==> flow/design.v <==
module gcd (
    input  logic        clk_i,
    input  logic        rst_i,
    input  logic        start_i,
    input  logic [31:0] a_i,
    input  logic [31:0] b_i,
    output logic        busy_o,
    output logic        valid_o,
    output logic [31:0] result_o
);
    logic [31:0] a, a_nxt;
    logic [31:0] b, b_nxt;
    logic [5:0]  k, k_nxt;           
    logic [31:0] result, result_nxt;
    typedef enum logic [3:0] {
        IDLE       = 4'b0000,
        LOAD       = 4'b0001,
        CHK_ZERO   = 4'b0010,
        FACTOR2    = 4'b0011,
        STRIP_A    = 4'b0100,
        STRIP_B    = 4'b0101,
        CMP        = 4'b0110,
        SUB        = 4'b0111,
        DONE       = 4'b1000
    } state_t;
    state_t state, state_nxt;
    logic a_is_zero, b_is_zero;
    logic both_even, a_even, b_even;
    logic a_gt_b;
    logic b_will_be_zero;           
    assign a_is_zero = (a == 0);
    assign b_is_zero = (b == 0);
    assign both_even = (a[0] == 0) && (b[0] == 0);
    assign a_even    = (a[0] == 0);
    assign b_even    = (b[0] == 0);
    assign a_gt_b    = (a > b);
    logic load_inputs, inc_k, shift_a, shift_b, swap, set_res;
    always_comb begin
        state_nxt   = state;
        load_inputs = 1'b0;
        inc_k       = 1'b0;
        shift_a     = 1'b0;
        shift_b     = 1'b0;
        swap        = 1'b0;
        set_res     = 1'b0;
        a_nxt      = a;
        b_nxt      = b;
        k_nxt      = k;
        result_nxt = result;
        b_will_be_zero = 1'b0;
        case (state)
            IDLE: begin
                if (start_i) begin
                    load_inputs = 1'b1;           
                    state_nxt   = LOAD;
                end
            end
            LOAD: begin
                a_nxt = a_i;                      
                b_nxt = b_i;
                k_nxt = 6'd0;                     
                state_nxt = CHK_ZERO;
            end
            CHK_ZERO: begin
                if (a_is_zero && b_is_zero) begin
                    set_res     = 1'b1;
                    result_nxt  = 32'd0;
                    state_nxt   = DONE;
                end else if (a_is_zero) begin
                    set_res     = 1'b1;
                    result_nxt  = b;
                    state_nxt   = DONE;
                end else if (b_is_zero) begin
                    set_res     = 1'b1;
                    result_nxt  = a;
                    state_nxt   = DONE;
                end else begin
                    state_nxt = FACTOR2;
                end
            end
            FACTOR2: begin
                if (both_even) begin
                    shift_a = 1'b1;
                    shift_b = 1'b1;
                    inc_k   = 1'b1;
                    a_nxt = a >> 1;
                    b_nxt = b >> 1;
                    k_nxt = k + 1'b1;
                    state_nxt = FACTOR2;           
                end else begin
                    state_nxt = STRIP_A;
                end
            end
            STRIP_A: begin
                if (a_even) begin
                    shift_a = 1'b1;
                    a_nxt   = a >> 1;
                    state_nxt = STRIP_A;
                end else begin
                    state_nxt = STRIP_B;
                end
            end
            STRIP_B: begin
                if (b_even) begin
                    shift_b = 1'b1;
                    b_nxt   = b >> 1;
                    state_nxt = STRIP_B;
                end else begin
                    state_nxt = CMP;
                end
            end
            CMP: begin
                if (a_gt_b) begin
                    swap  = 1'b1;
                    a_nxt = b;
                    b_nxt = a;
                end
                state_nxt = SUB;
            end
            SUB: begin
                b_nxt = b - a;                      
                b_will_be_zero = (b_nxt == 0);
                if (b_will_be_zero) begin
                    set_res     = 1'b1;
                    result_nxt  = a << k;         
                    state_nxt   = DONE;
                end else begin
                    state_nxt = STRIP_B;
                end
            end
            DONE: begin
                state_nxt = IDLE;                  
            end
            default: state_nxt = IDLE;            
        endcase
    end
    always_ff @(posedge clk_i or posedge rst_i) begin
        if (rst_i) begin
            a      <= 32'd0;
            b      <= 32'd0;
            k      <= 6'd0;
            result <= 32'd0;
        end else begin
            a      <= a_nxt;
            b      <= b_nxt;
            k      <= k_nxt;
            result <= result_nxt;
        end
    end
    always_ff @(posedge clk_i or posedge rst_i) begin
        if (rst_i)
            state <= IDLE;
        else
            state <= state_nxt;
    end
    always_ff @(posedge clk_i or posedge rst_i) begin
        if (rst_i) begin
            busy_o   <= 1'b0;
            valid_o  <= 1'b0;
            result_o <= 32'd0;
        end else begin
            busy_o   <= (state != IDLE) && (state != DONE);
            valid_o  <= set_res;                
            result_o <= result_nxt;
        end
    end
endmodule
# Reports on gcd
# Tool output for the design above, in the order of the flow.
# Line numbers count from 1 in the design file above.
# Operators carry their Yosys type and port widths (W data, S select, Z words).
# Library cell names are shortened.
# Not given: --
# inputs
top	gcd
clk_port	clk_i
library	sky130hd
corner	tt_025C_1v80

# Elaborated design
# Counts by Yosys on the flattened word-level netlist (proc, flatten, opt, wreduce; memories kept). Register bits leave out memories and registers merged into their read ports (data or address). Print and check cells are left out. Cells with the same type and inputs are merged into one.
# word_totals
mem_bits_rw	0
reg_bits	108
clocked_rd_ports_x_width	0
mem_bits_ro	0
n_memories	0
inputBits	67
out_inout_bits	34
latch_bits	0
# op_classes
n_logic	2
n_shift	1
n_div	0
equal	15
multipliers	0
add_sub_neg	2
n_reduce_logical	18
n_cmp	1
n_mux	29
# op_table
op	n
$mux W32	10
$pmux W32 S5	1
$pmux W32 S4	1
$logic_not A32 Y1	3
$pmux W32 S2	1
$sub A32 B32 Y32	1
$gt A32 B32 Y1	1
$shl A32 B6 Y32	1
$pmux W4 S8	1
$mux W4	5
$eq A4 B3 Y1 const B	4
$ne A2 B2 Y1 const B	6
$pmux W6 S2	1
$reduce_and A3 Y1	3
$eq A4 B2 Y1 const B	2
$ne A4 B4 Y1 const B	2
$reduce_and A4 Y1	2
$reduce_bool A4 Y1	2
$add A6 B1 Y6 const B	1
$mux W6	1
$reduce_bool A5 Y1	1
$mux W1	5
$reduce_bool A2 Y1	2
$eq A4 B1 Y1 const B	1
$logic_not A4 Y1	1
$logic_and A1 B1 Y1	3
$mux W3	1
$not A1 Y1	2
# Not listed: further kinds 3, cells in them 3.

# Longest topological paths
# Depth = most cells in a row (Yosys ltp): at word level without a register or memory, in the mapped netlist without a sequential cell, where the memories' decode and read muxes count.
# depth
ltp_word	5
ABC_AREA	0
depth_mapped	17

# After synthesis
# The flow's flattened synthesis, as Yosys stat reports it; memories are mapped. The netlist is that of the ABC_AREA named above (0 if unset); the other value can give another one.
# by_type
type	n
dfrtp_1	108
o21ai_0	123
nand2_1	156
a21oi_1	105
ha_1	35
mux2_4	27
mux4_2	17
nor2_1	90
clkbuf_1	89
mux2i_1	27
a22oi_1	33
a31oi_1	33
a221oi_1	21
inv_1	47
mux2_2	14
xor2_1	17
nor4_1	18
xnor2_1	12
# Other cell types: 57; their cells: 209.
# mapped
seqArea_um2	2702.6
cells	1181
synth_area_um2	9555.4
n_buf	111
ff_cells	108

# Path before layout
# OpenSTA on the mapped netlist: ideal clock, no wires. The path of least setup slack (recovery checks aside). Input and output delay are each 20% of the period. Register names are those of the netlist, which keeps one name where synthesis merged equal registers.
# synth_path
path_type	register to register
start	reg a[8]
end	reg result[10]
arrival_ps	4049
required_time_ps	5875
path_stages	18
path_delay_ps	4174
clock_period_ps	6000
setup_ps	125
n_path_buf	4
slack_ps	1826
period_less_setup_slack_ps	4174
# "path_delay_ps" = arrival - input delay + setup time.
# "path_stages" counts driving pins, that of a launching flip-flop among them; a cell with two outputs on the path counts twice.
# "period_less_setup_slack_ps" is the clock period less the worst setup slack; recovery checks do not enter. This is arithmetic on one report: input and output delays are still those of the set period (20% each).
# Between the ends stands the longest chain of elaborated cells between them, by number of cells; it is not shown to be the way that was timed. Of several equally long chains one is given.
# Each line given opens the expression or statement behind the cell; cells for indexed reads and writes are added by Yosys, which also makes memories of some case tables.
# synth_between
cell_sequence	dfrtp_1 clkbuf_1 inv_1 ha_1 buf_4 and4_1 nand3_1 a311o_1 a32oi_1 xor2_1 or4_1 nor4b_1 nand4_1 or4_4 o32a_2 buf_6 buf_12 mux2_4
elab_chain_len	4
cells_between	12
lines_between	8
cone_classes	1 x add/sub; 2 x eq/ne; 1 x shift; 4 x mux; 4 x reduce/logical
# synth_rtl
element	line	text
start: declaration	11	logic [31:0] a, a_nxt;
start: assignment	139	a      <= 32'd0;
start: assignment	144	a      <= a_nxt;
$sub A32 B32 Y32	121	b_nxt = b - a;
$logic_not A32 Y1	122	b_will_be_zero = (b_nxt == 0);
$mux W32	123	if (b_will_be_zero) begin
$pmux W32 S2	51	case (state)
end: assignment	142	result <= 32'd0;
end: assignment	147	result <= result_nxt;
end: declaration	14	logic [31:0] result, result_nxt;

# Worst path after layout
# Path of least setup slack in the final report of flow run A (OpenROAD, finished layout, wires in). Where an end is a register, its clock arrival counts in the times.
# The path's times are printed in steps of 10 ps; the period is the one set.
# layout_path
path_type	register to register
start	reg a[0]
end	reg result[15]
setup_ps	110
clock_period_ps	2890
path_stages	15
required_time_ps	3140
n_path_buf	2
slack_ps	-1320
arrival_ps	4450
# Between the ends stands the longest chain of elaborated cells between them, by number of cells; it is not shown to be the way that was timed. Of several equally long chains one is given.
# layout_between
cell_sequence	dfrtp_1 ha_1 and2b_2 o2111ai_4 a311o_1 a2111oi_2 buf_4 o21bai_1 a32o_1 xnor2_2 nand4_1 or4_4 o32a_4 buf_12 mux2_4
elab_chain_len	4
cells_between	12
lines_between	8
cone_classes	1 x add/sub; 2 x eq/ne; 1 x shift; 4 x mux; 4 x reduce/logical
# layout_rtl
element	line	text
start: declaration	11	logic [31:0] a, a_nxt;
start: assignment	139	a      <= 32'd0;
start: assignment	144	a      <= a_nxt;
$sub A32 B32 Y32	121	b_nxt = b - a;
$logic_not A32 Y1	122	b_will_be_zero = (b_nxt == 0);
$mux W32	123	if (b_will_be_zero) begin
$pmux W32 S2	51	case (state)
end: assignment	142	result <= 32'd0;
end: assignment	147	result <= result_nxt;
end: declaration	14	logic [31:0] result, result_nxt;

# Below are 6 stored runs of the flow (Yosys, OpenROAD; platform sky130hd) on gcd, each with its settings and what was measured, unordered. Constraints: input delay and output delay 20% of the set period each, output load 0.01 pF.
# "achievedPeriod_ps" = clock period - worst setup slack. The figure is calculated, with input and output delays left at 20% of the set period.
# "worst_path_ps" is the time allowed to the run's worst setup path (the clock period less input and output delay, where it has them) less its slack. Clock arrival times count: a late capture clock shortens it, a late launch clock lengthens it.
# "worst_path_ps" is known to 10 ps.
# Settings: -- = not set for that run.
# Results: -- = not shown.
name,flow run A,flow run B,flow run C,flow run D,flow run E,flow run F
ABC_AREA,0,--,0,1,1,0
CAP_MARGIN,30,20,35,20,10,20
CELL_PAD_IN_SITES_DETAIL_PLACEMENT,2,--,2,2,1,--
CELL_PAD_IN_SITES_GLOBAL_PLACEMENT,2,--,2,3,--,--
CORE_ASPECT_RATIO,1.06,--,--,--,--,0.73
CORE_MARGIN,8,2,8,8,3,2
CORE_UTILIZATION,33,40,32,32,58,69
CTS_CLUSTER_SIZE,76,--,76,76,--,--
GPL_TIMING_DRIVEN,1,--,--,--,0,--
MAX_ROUTING_LAYER,met5,--,met4,--,--,--
MIN_ROUTING_LAYER,met1,--,met1,met1,met1,met2
PLACE_DENSITY_LB_ADDON,0.01,--,0.01,0.01,--,0.25
SETUP_SLACK_MARGIN,0.6,--,0.6,--,1.22,-0.19
SLEW_MARGIN,10,20,10,20,0,10
TNS_END_PERCENT,5,--,60,55,45,--
period_ns,2.89,7.39,2.97,8.45,5.26,8.14
PLACE_DENSITY,--,0.6,--,--,0.64,--
GPL_ROUTABILITY_DRIVEN,--,--,--,--,--,0
setup_ws_ps,-1315,2322,-1352,4374,--,--
achievedPeriod_ps,4205,5068,4322,4076,--,--
final_setup_tns_ps,-86529,0,-107310,0,--,--
fin_util_pct,45.9,46.4,48.6,37.8,--,--
die_area_um2,34658.9,25141.3,35645.4,38247.6,--,--
post_route_stdcell_area_um2,13165.1,10890.4,14377.5,11960.2,--,--
timing.hold.ws_ps,513,510,511,510,--,--
worst_path_ps,4210,5070,4320,4080,--,--
path_kind,register to register,register to register,register to register,register to register,--,--
synthesis_area_um2,9555.4,9555.4,9555.4,10318.6,--,--
# Flow run E: unfinished; error DPL-0033 in placement
# Flow run F: unfinished; error GRT-0116 in routing
